==> flow/design.v <==
`timescale 1ns/1ns
module MIPS(input clk, rst,
	output [31:0] imem_addr, input [31:0] imem_data,
	output [31:0] dmem_addr, output [31:0] dmem_wdata, output dmem_we, input [31:0] dmem_rdata);
	wire Is_SV, MemtoReg, Reg_Write, Mem_Read, Mem_Write ,  Branch, ALUsrc, ld;
	wire [1:0] regDst, writeDst, Jump;
	wire [2:0] ALUOp;
	wire [3:0] ALUOperation;
	wire [5:0] func, opcode;
	Data_path DP(clk , rst  , MemtoReg , Reg_Write , Mem_Read, Mem_Write , Branch , ALUsrc ,  ld , regDst ,   writeDst , Jump , ALUOperation, func, opcode,
		imem_addr, imem_data, dmem_addr, dmem_wdata, dmem_we, dmem_rdata);
	controller CU(opcode , MemtoReg , Reg_Write , Mem_Read ,Mem_Write ,  Branch , ALUsrc , ld , regDst ,  writeDst , Jump , ALUOp);
	ALU_control ALU_CU(func , ALUOp , ALUOperation);
endmodule
`timescale 1ns/1ns
module Data_path (input clk , reset , MemtoReg , Reg_Write , Mem_Read, Mem_Write  , Branch , ALUsrc ,  ld ,input [1:0] regDst ,   writeDst , Jump , input[3:0] ALUOperation, output [5:0]func, opcode,
  output [31:0] imem_addr, input [31:0] imem_data, output [31:0] dmem_addr, output [31:0] dmem_wdata, output dmem_we, input [31:0] dmem_rdata);
  wire [31:0] adrToPC, PC_out, PC_inc_out, Extend_data, instruction, WritetoReg_data,
  high_out, low_out, write_data, Read_data1, Read_data2, Operand_data2, branch_data
  , Mem_read_value , shifted_ext , adr_inc_out , concated;
  wire [63:0] ALU_result;
  wire Zero;
  wire [4:0] write_reg;
  wire [27:0] shifted_inst;
  PC CUT_PC(clk , reset, adrToPC , PC_out);
  PC_inc CUT_PCinc(PC_out, PC_inc_out);
  Sign_extend CUT_SE(instruction[15:0] , Extend_data);
  assign imem_addr = PC_out;
  assign instruction = imem_data;
  Mux4to1_32bit CUT_mux4_32( WritetoReg_data , PC_inc_out, high_out , low_out , writeDst , write_data);
  Mux3to1_5bit CUT_mux3_5( instruction[20:16] , instruction[15:11], 5'b11111, regDst , write_reg);
  Register_file CUT_RF(clk , reset ,  instruction[25:21] , instruction[20:16] , write_reg , write_data , Reg_Write , Read_data1 ,Read_data2);
  Mux2to1_32bit CUT_mux2_32( Read_data2 ,Extend_data , ALUsrc , Operand_data2);
  Shl2_32 CUT_shl2(Extend_data , shifted_ext);
  address_inc CUT_inc_adr( PC_inc_out, shifted_ext , adr_inc_out);
  assign can_branch = Zero & Branch;
  Mux2to1_32bit CUT3_mux2_32( PC_inc_out , adr_inc_out ,can_branch , branch_data);
  Shl2_26 CUT2_shl2( instruction[25:0] , shifted_inst);
  assign concated = {PC_inc_out[31:28], shifted_inst};
  Mux3to1_32bit CUT2_mux3_32( branch_data , concated, Read_data1 , Jump, adrToPC);
  ALU_32bit CUT_ALU(Read_data1, Operand_data2 , ALUOperation , ALU_result, Zero);
  REG32 High(reset, clk, ld, ALU_result[63:32], high_out);
  REG32 Low(reset, clk, ld, ALU_result[31:0], low_out);
  assign dmem_addr = ALU_result[31:0];
  assign dmem_wdata = Read_data2;
  assign dmem_we = Mem_Write;
  assign Mem_read_value = dmem_rdata;
  Mux2to1_32bit CUT2_mux2_32( ALU_result[31:0] , Mem_read_value ,MemtoReg , WritetoReg_data);
  assign func = instruction[5:0];
  assign opcode = instruction[31:26];
 endmodule
module controller (input [5:0] opcode , output reg MemtoReg , Reg_Write , Mem_Read , Mem_Write ,  Branch , ALUsrc , ld ,output reg [1:0] regDst ,  writeDst , Jump , output reg  [2:0] ALUOp);
	parameter [5:0] R_TYPE = 6'b000000;
	parameter [5:0] ADD_IMEDIATE = 6'b000001;  
	parameter [5:0] SLT_IMEDIATE = 6'b000010;  
	parameter [5:0] LOAD_WORD = 6'b000011;  
	parameter [5:0] SAVE_WORD = 6'b000100;  
	parameter [5:0] BRANCH_EQUAL = 6'b000101;  
	parameter [5:0] JUMP = 6'b000110;  
	parameter [5:0] JUMP_REG = 6'b000111;  
	parameter [5:0] JUMP_AND_LINK = 6'b001000;  
	always @ (*)
	begin 
		{MemtoReg , Reg_Write , Mem_Read , Branch , ALUsrc , ld, regDst , writeDst , Mem_Write ,  Jump , ALUOp} = 16'b0;
		Mem_Write = 1'b0;
		case (opcode)
		R_TYPE: begin  
			{regDst, Reg_Write, ALUsrc, MemtoReg, writeDst, Jump} = 9'b011000000;
			ALUOp = 3'b101;
		end
		ADD_IMEDIATE: begin  
			{regDst, Reg_Write, ALUsrc, MemtoReg, writeDst, Jump} = 9'b001100000;
			ALUOp = 3'b000;
		end
		SLT_IMEDIATE: begin  
			{regDst, Reg_Write, ALUsrc, MemtoReg, writeDst, Jump} = 9'b001100000;
			ALUOp = 3'b011;
		end	
		LOAD_WORD: begin  
			{regDst, MemtoReg, Reg_Write, Mem_Read, ALUsrc, writeDst, Jump} = 10'b0011110000;
			ALUOp = 3'b000;
			end	
		SAVE_WORD:begin  
			{ALUsrc, Mem_Write ,Jump} = 4'b1100;
			ALUOp = 3'b000;
			end
		BRANCH_EQUAL:begin  
			{Branch, Jump} = 3'b100;
			ALUOp = 3'b001;
		end
		JUMP:begin  
			{Jump} = 2'b01;
			end	
		JUMP_AND_LINK:begin  
			{Reg_Write, regDst, writeDst, Jump} = 7'b1100101;
			end
		JUMP_REG:begin  
			{Jump} = 2'b10;
			end		
		endcase
	end
endmodule 
module ALU_control(input [5:0] func , input [2:0] ALUop , output reg [3:0] ALUoperation);  
always @ (*)
	begin 
	  ALUoperation = 4'b0000;
	  case(ALUop)
	    0: ALUoperation = 4'b0000;  
	    1: ALUoperation = 4'b0111;  
	    2: ALUoperation = 4'b1000;  
	    3: ALUoperation = 4'b0110;  
	    4: ALUoperation = 4'b0010;  
	    5: case(func)
	         0: ALUoperation = 4'b0000;  
	         1: ALUoperation = 4'b0001;  
	         2: ALUoperation = 4'b0011;  
	         3: ALUoperation = 4'b0100;  
	         4: ALUoperation = 4'b0101;  
	         5: ALUoperation = 4'b0110;  
	         default: ALUoperation = 4'b0000;
	         endcase
	    default: ALUoperation = 4'b0000;
	     endcase
  end
endmodule
module ALU_32bit( input [31:0] In1 ,In2 , input [3:0] ALU_Sel ,output [63:0] Out, output Zero);
  reg [63:0] ALU_Result;
  reg temp_zero;
  always @(*)
  begin
      ALU_Result = 64'b0;
      temp_zero = 1'b0;
      case(ALU_Sel)
      4'b0000:  
       ALU_Result = In1 + In2; 
      4'b0001:  
       ALU_Result = In1 - In2;
      4'b0011:  
       ALU_Result = In1 & In2;
      4'b0100:  
       ALU_Result = In1 | In2;
      4'b0101:  
       ALU_Result = In1 ^ In2;
      4'b0110:  
       ALU_Result = ( In1 < In2 ) ? 32'd1 : 32'd0;
      4'b0111:  
       temp_zero = ( In1 == In2 ) ? 1'd1 : 1'd0  ;
      4'b1000:  
       temp_zero =  ( In1 == In2 ) ? 1'd0 : 1'd1;
        default: ALU_Result = 64'b0 ; 
      endcase
  end
  assign Out = ALU_Result;
  assign Zero = temp_zero;
endmodule
`timescale 1ns/1ns
module Register_file ( input clk, reset , input [4:0] Read_reg1 , Read_reg2 , write_reg ,  input [31:0] write_data , input reg_write ,output [31:0] Read_data1 ,Read_data2 );
	reg [31:0] Reg_data [0:31];
 	wire [31:0] test;
	assign test = Reg_data[9];
	integer i;
	assign Read_data1 = Reg_data[Read_reg1];
	assign Read_data2 = Reg_data[Read_reg2];
	always @ (posedge clk)
	begin 
		if ( reset )
			begin
				for ( i=0 ; i < 32 ; i = i+1)
					Reg_data [i] <= 0;
			end
		else 
			begin 
				if ( reg_write )
					if ( write_reg != 5'b0 )
						Reg_data[write_reg] <= write_data;
					else
					  Reg_data[write_reg] <= Reg_data[write_reg];
			end
	end
endmodule
`timescale 1ns/1ns
module REG32(input rst, clk, ld, input [31:0]data, output reg [31:0]out);
  always @(posedge clk) begin
      if(rst) out<=32'b0;
      else if(ld==1) out<=data;
      else out<=out;
  end
endmodule
`timescale 1ns/1ns
module PC(input clk , reset,  input [31:0] PC , 	output reg [31:0] PC_out);
	always @(posedge clk) begin
		if (reset)
			PC_out <=32'b0;
		else 
			PC_out <= PC;
	end
endmodule
module PC_inc ( input [31:0] PC , output [31:0] PC_inc_out);
	assign PC_inc_out = PC + 4;
endmodule
module address_inc( input [31:0] In1 , In2 , output [31:0] adr_inc_out);
	assign adr_inc_out = In1 + In2;
endmodule	
module Mux2to1_32bit( input [31:0] In1 , In2 ,input Sel , output [31:0]Out);
	assign Out = (Sel == 1'b0) ? In1 : 
	             (Sel == 1'b1) ? In2 : 32'bx;
endmodule
module Mux3to1_5bit( input [4:0] In1 , In2, In3 , input [1:0]Sel , output [4:0]Out);
	assign Out = (Sel == 2'b00) ? In1 : 
	             (Sel == 2'b01) ? In2 : 
	             (Sel == 2'b10) ? In3 : 5'bx;
endmodule
module Mux3to1_32bit( input [31:0] In1 , In2, In3 , input [1:0]Sel , output [31:0]Out);
	assign Out = (Sel == 2'b00) ? In1 : 
	             (Sel == 2'b01) ? In2 : 
	             (Sel == 2'b10) ? In3 : 32'bx;
endmodule
module Mux4to1_32bit( input [31:0] In1 , In2, In3 , In4 , input [1:0]Sel , output [31:0]Out);
	assign Out = (Sel == 2'b00) ? In1 : 
	             (Sel == 2'b01) ? In2 : 
	             (Sel == 2'b10) ? In3 : 
	             (Sel == 2'b11) ? In4 : 32'bx;
endmodule
module Sign_extend ( input [15:0] In , output reg [31:0] Out);
	integer i;
	always @ (*)
	begin 
		for ( i=16 ; i<32 ; i = i+1 )
		begin 
			Out [i] = In[15];
			Out [i-16] = In[i-16];
		end
	end
endmodule
module Shl2_32(input [31:0] In , 	output [31:0] Out);
    assign Out = {In[29:0], 2'b00};
endmodule
module Shl2_26(input [25:0] In , 	output [27:0] Out);
    assign Out = {In, 2'b00};
endmodule
# Tool chain data of MIPS
# Each step is given for the RTL above and for the edited RTL.
# Lines under "orig" count in the file above, lines under "edited" in the edited file.
# "change": "edited" minus "orig" as printed here. "rel_change_pct": 100 x difference / "orig".
# Operators: Yosys type, input widths -> output width; for muxes data width and select width s.
# Cell names lack the library's common part.
# The mark - stands for no value.
# design
design	MIPS
clock	clk
cell_library	sky130hd
corner	tt_025C_1v80

# Diff
# The edit as a unified diff against the file above.
# The edit is scripted, without regard to the design's behaviour, which it may alter; it was not made to optimise anything.
# begin of diff
@@ -218,5 +218,4 @@
 module Mux4to1_32bit( input [31:0] In1 , In2, In3 , In4 , input [1:0]Sel , output [31:0]Out);
 	assign Out = (Sel == 2'b00) ? In1 : 
-	             (Sel == 2'b01) ? In2 : 
 	             (Sel == 2'b10) ? In3 : 
 	             (Sel == 2'b11) ? In4 : 32'bx;
# end of diff

# Word level
# Counts by Yosys on the flattened word-level netlist (proc, flatten, opt, wreduce; memories kept). Register bits leave out memories and registers merged into their read ports (data or address). Print and check cells are left out. Cells with the same type and inputs are merged into one.
# Memory sizes are those after Yosys's memory passes, which may raise the word count (mostly to a power of two), join words into wider ones and drop unused or constant bits.
# word_totals
element	orig	edited	change	rel_change_pct
register_bits	32	32	0	0.00
ramBits	1024	1024	0	0.00
mem_bits_ro	224	224	0	0.00
memories	2	2	0	0.00
input_bits	66	66	0	0.00
# op_classes
element	orig	edited	change	rel_change_pct
add_sub_neg	4	4	0	0.00
compare	1	1	0	0.00
eq_ne	26	25	-1	-3.85
mux	35	34	-1	-2.86
logic	5	5	0	0.00
reduce_and_logical	7	7	0	0.00
# op_table
op	orig	edited	change	rel_change_pct
$mux 32	17	16	-1	-5.88
$eq 2x1->1 const B	3	2	-1	-33.33
$mux 1	10	10	0	0.00
$eq 2x2->1 const B	4	4	0	0.00
$eq 4x3->1 const B	4	4	0	0.00
$logic_not 2->1	4	4	0	0.00
$mux 5	3	3	0	0.00
$add 32x32->32	2	2	0	0.00
$eq 3x2->1 const B	2	2	0	0.00
$eq 3x3->1 const B	2	2	0	0.00
$eq 6x2->1 const B	2	2	0	0.00
$eq 6x3->1 const B	2	2	0	0.00
$add 32x3->32 const B	1	1	0	0.00
$and 1x1->1	1	1	0	0.00
$and 32x32->32	1	1	0	0.00
$eq 3x1->1 const B	1	1	0	0.00
$eq 32x32->1	1	1	0	0.00
$eq 4x1->1 const B	1	1	0	0.00
$eq 4x2->1 const B	1	1	0	0.00
$eq 4x4->1 const B	1	1	0	0.00
$eq 6x1->1 const B	1	1	0	0.00
$logic_not 4->1	1	1	0	0.00
$lt 32x32->1	1	1	0	0.00
$mux 15	1	1	0	0.00
$ne 3x3->1 const B	1	1	0	0.00
$or 1x1->1	1	1	0	0.00
$or 32x32->32	1	1	0	0.00
$pmux 1 s2	1	1	0	0.00
# The list need not be complete.

# Logic depth
# Depth = most cells in a row (Yosys ltp): at word level without a register or memory, in the mapped netlist without a sequential cell, where the memories' decode and read muxes count.
# logic_depth
element	orig	edited	change	rel_change_pct
word_depth	12	12	0	0.00
abc_area	0	0	-	-
depth_mapped	29	27	-2	-6.90
mapped_depth_nobuf	21	21	0	0.00

# Synthesis result
# Yosys stat after the flow's synthesis: flattened, memories mapped to cells. It holds for the ABC_AREA given above (unset counts as 0); a run with the other value may have another netlist.
# mapped
element	orig	edited	change	rel_change_pct
stdcells	4894	4989	95	1.94
mapped_area_um2	61944.4	64032.7	2088.3	3.37
seqArea_um2	31390.1	31390.1	0.0	0.00
ff_cells	1056	1056	0	0.00
# types
cell_type	orig	edited	change	rel_change_pct
nor2_1	1141	837	-304	-26.64
nor4_1	17	166	149	876.47
nor3_1	35	138	103	294.29
a2111oi_2	0	55	55	-
o21ai_0	126	87	-39	-30.95
a211oi_1	7	46	39	557.14
nor4_2	4	36	32	800.00
clkbuf_1	342	370	28	8.19
buf_2	30	57	27	90.00
o211ai_1	19	40	21	110.53
nand2_1	187	167	-20	-10.70
nor2_2	21	1	-20	-95.24
buf_1	32	51	19	59.38
or2_2	26	44	18	69.23
inv_1	121	104	-17	-14.05
a21oi_1	199	185	-14	-7.04
buf_6	8	21	13	162.50
a21o_1	30	41	11	36.67
# The list need not be complete.
# By module: a second synthesis without flattening, with its own total; a netlist apart from the flattened one above.
# hier_totals
element	orig	edited	change	rel_change_pct
cells_unflattened	6450	6518	68	1.05
hier_area_um2	71409.7	71309.6	-100.1	-0.14
# Each row is one instance without its submodules.
# modules_orig
module	instances	n_cells	area_um2	mod_seq_area_um2
Register_file	1	4605	56145.1	30749.5
ALU_32bit	1	818	5340.1	0.0
REG32	2	103	1163.6	640.6
address_inc	1	243	1745.4	0.0
Mux2to1_32bit	3	36	544.3	0.0
PC	1	67	863.3	640.6
Mux4to1_32bit	1	39	814.5	0.0
Mux3to1_32bit	1	107	714.4	0.0
PC_inc	1	83	580.6	0.0
Shl2_32	1	33	244.0	0.0
Sign_extend	1	32	240.2	0.0
Shl2_26	1	29	214.0	0.0
controller	1	30	206.4	0.0
ALU_control	1	18	123.9	0.0
# orig: Modules not listed: 3.
# modules_edited
module	instances	n_cells	area_um2	mod_seq_area_um2
Register_file	1	4605	56145.1	30749.5
ALU_32bit	1	818	5340.1	0.0
REG32	2	103	1163.6	640.6
address_inc	1	243	1745.4	0.0
Mux2to1_32bit	3	36	544.3	0.0
PC	1	67	863.3	640.6
Mux3to1_32bit	1	107	714.4	0.0
Mux4to1_32bit	1	107	714.4	0.0
PC_inc	1	83	580.6	0.0
Shl2_32	1	33	244.0	0.0
Sign_extend	1	32	240.2	0.0
Shl2_26	1	29	214.0	0.0
controller	1	30	206.4	0.0
ALU_control	1	18	123.9	0.0
# edited: Modules not listed: 3.

# Worst setup path after synthesis
# OpenSTA on the mapped netlist: ideal clock, no wires. The path of least setup slack (recovery checks aside). Input and output delay are each 20% of the period. Register names are those of the netlist, which keeps one name where synthesis merged equal registers.
# synth_timing
element	orig	edited	change	rel_change_pct
path_kind	input to output	input to output	-	-
startpoint	input imem_data[21]	input imem_data[21]	-	-
endpoint	output dmem_addr[12]	output dmem_addr[31]	-	-
tclk_ns	10.5	10.5	0.0	0.00
in_delay_ns	2.100	2.100	0.000	0.00
output_delay_ns	2.100	2.100	0.000	0.00
launch_ns	2.100	2.100	0.000	0.00
arrival_ns	7.136	7.452	0.316	4.43
slack_ns	1.264	0.948	-0.316	-
path_delay_ns	5.036	5.352	0.316	6.27
path_stages	15	21	6	40.00
n_path_buf	4	5	1	25.00
synth_period_reached_ns	9.236	9.552	0.316	3.42
# "path_delay_ns" is the arrival time less input delay plus setup time.
# At an output port there is no setup time.
# "path_stages": output pins that drive a net of the path, with the launching flip-flop's if there is one; two outputs of one cell count as two.
# "synth_period_reached_ns" = period - worst setup slack (recovery checks aside). The figure is calculated, with input and output delays left at 20% of the set period.
# The rows between start and end are the longest chain of elaborated cells between them; the timing report does not say that the signal goes this way. Where chains are equally long, one stands for them.
# A line is the first line of the expression or statement that the cell stems from. Yosys adds cells for indexed reads and writes and turns some case tables into memories.
# The chain passes a memory read, where the word-level depth is cut; so it can be longer than that depth.
# synth_between_orig
cell_sequence	buf_2 > clkbuf_1 > buf_1 > clkbuf_1 > mux4_2 > mux4_2 > mux2i_1 > ha_1 > inv_1 > fa_1 > a31o_2 > a31o_2 > a2111o_1 > a221o_1 > a221o_1
elab_chain_cells	3
cells_between	7
lines_between	7
# synth_rtl_orig
element	line	source
start, declared	3	output [31:0] imem_addr, input [31:0] imem_data,
$mem_v2 32x32	158	reg [31:0] Reg_data [0:31];
$sub 32x32->32	137	ALU_Result = In1 - In2;
$pmux 32 s6	133	case(ALU_Sel)
end, declared	4	output [31:0] dmem_addr, output [31:0] dmem_wdata, output dmem_we, input [31:0] dmem_rdata);
# synth_between_edited
cell_sequence	buf_4 > clkbuf_1 > buf_1 > clkbuf_1 > mux4_2 > mux4_2 > mux2i_1 > inv_1 > ha_1 > nor2b_1 > a21o_1 > a21oi_1 > o211ai_2 > o21ai_2 > a31oi_2 > a311oi_4 > o41ai_2 > a221o_1 > a31oi_4 > buf_6 > inv_2
elab_chain_cells	3
cells_between	7
lines_between	7
# synth_rtl_edited
element	line	source
start, declared	3	output [31:0] imem_addr, input [31:0] imem_data,
$mem_v2 32x32	158	reg [31:0] Reg_data [0:31];
$sub 32x32->32	137	ALU_Result = In1 - In2;
$pmux 32 s6	133	case(ALU_Sel)
end, declared	4	output [31:0] dmem_addr, output [31:0] dmem_wdata, output dmem_we, input [31:0] dmem_rdata);

# Path in the finished layout
# From the final timing report of the runs of pair A: the path of least setup slack in the routed layout; clock arrival at registers is part of the times.
# layout_timing
element	orig	edited	change	rel_change_pct
path_kind	input to output	input to output	-	-
startpoint	input imem_data[21]	input imem_data[18]	-	-
endpoint	output dmem_addr[17]	output dmem_addr[31]	-	-
tclk_ns	10.5	10.5	0.0	0.00
in_delay_ns	2.10	2.10	0.00	0.00
output_delay_ns	2.10	2.10	0.00	0.00
launch_ns	2.10	2.10	0.00	0.00
arrival_ns	8.14	8.23	0.09	1.11
slack_ns	0.26	0.17	-0.09	-
path_stages	21	21	0	0.00
n_path_buf	6	4	-2	-33.33
# The rows between start and end are the longest chain of elaborated cells between them; the timing report does not say that the signal goes this way. Where chains are equally long, one stands for them.
# The chain passes a memory read, where the word-level depth is cut; so it can be longer than that depth.
# layout_between_orig
cell_sequence	buf_8 > mux4_2 > mux4_2 > mux2i_1 > buf_4 > inv_1 > ha_1 > nor2_1 > buf_4 > inv_1 > nor3_1 > nor2_1 > nor4_1 > a211oi_1 > buf_4 > o221ai_1 > buf_4 > a21oi_1 > mux2_2 > o21ai_1 > clkdlybuf4s50_1
elab_chain_cells	3
cells_between	7
lines_between	7
# layout_rtl_orig
element	line	source
start, declared	3	output [31:0] imem_addr, input [31:0] imem_data,
$mem_v2 32x32	158	reg [31:0] Reg_data [0:31];
$sub 32x32->32	137	ALU_Result = In1 - In2;
$pmux 32 s6	133	case(ALU_Sel)
end, declared	4	output [31:0] dmem_addr, output [31:0] dmem_wdata, output dmem_we, input [31:0] dmem_rdata);
# layout_between_edited
cell_sequence	buf_4 > buf_12 > mux4_2 > mux2_2 > nor2_1 > or2_2 > inv_1 > ha_1 > nor2b_1 > a21o_1 > a21oi_1 > o211ai_2 > o21ai_2 > a31oi_2 > a311oi_4 > o41ai_2 > a221o_1 > a31oi_4 > buf_12 > inv_2 > clkdlybuf4s50_1
elab_chain_cells	4
cells_between	8
lines_between	8
# layout_rtl_edited
element	line	source
start, declared	3	output [31:0] imem_addr, input [31:0] imem_data,
$mem_v2 32x32	158	reg [31:0] Reg_data [0:31];
$mux 32	205	assign Out = (Sel == 1'b0) ? In1 :
$sub 32x32->32	137	ALU_Result = In1 - In2;
$pmux 32 s6	133	case(ALU_Sel)
end, declared	4	output [31:0] dmem_addr, output [31:0] dmem_wdata, output dmem_we, input [31:0] dmem_rdata);

# Flow runs
# Both versions went through the flow (Yosys, OpenROAD) with the same settings in each pair. Constraints: input delay and output delay 20% of the set period each, output load 0.01 pF.
# settings_pair_A
CORE_UTILIZATION	40
period_ns	10.5
CAP_MARGIN	20
CORE_MARGIN	2
SLEW_MARGIN	20
# measured_pair_A
element	orig	edited	change	rel_change_pct
synth_area_um2	61944.4	64032.7	2088.3	3.37
total_die_area_um2	158026.0	163297.0	5271.0	3.34
stdcell_area_um2	70582.7	72410.7	1828.0	2.59
util_frac	0.459	0.456	-0.003	-
fin_ws_ns	0.263	0.168	-0.095	-
setup_tns_ns	0.000	0.000	0.000	-
worst_hold_slack_ns	0.572	0.504	-0.068	-
totalPower_uw	12187	12155	-32	-0.26
achieved_period_ns	10.237	10.332	0.095	0.93
# settings_pair_B
CAP_MARGIN	20
CELL_PAD_IN_SITES_GLOBAL_PLACEMENT	2
CORE_ASPECT_RATIO	1.16
CORE_MARGIN	2
CORE_UTILIZATION	37
GPL_ROUTABILITY_DRIVEN	0
GPL_TIMING_DRIVEN	1
PLACE_DENSITY_LB_ADDON	0.02
SLEW_MARGIN	5
TNS_END_PERCENT	55
period_ns	11.1
# measured_pair_B
element	orig	edited	change	rel_change_pct
synth_area_um2	61944.4	64032.7	2088.3	3.37
total_die_area_um2	170715.0	176413.0	5698.0	3.34
stdcell_area_um2	71058.2	72967.5	1909.3	2.69
util_frac	0.428	0.424	-0.004	-
fin_ws_ns	0.260	0.346	0.086	-
setup_tns_ns	0.000	0.000	0.000	-
worst_hold_slack_ns	0.626	0.505	-0.121	-
totalPower_uw	11825	11935	110	0.93
achieved_period_ns	10.840	10.754	-0.086	-0.79
# "achieved_period_ns" = clock period - worst setup slack. The figure is calculated, with input and output delays left at 20% of the set period.
# "totalPower_uw" rests on the timing tool's default activity at the inputs, not on a simulated workload.
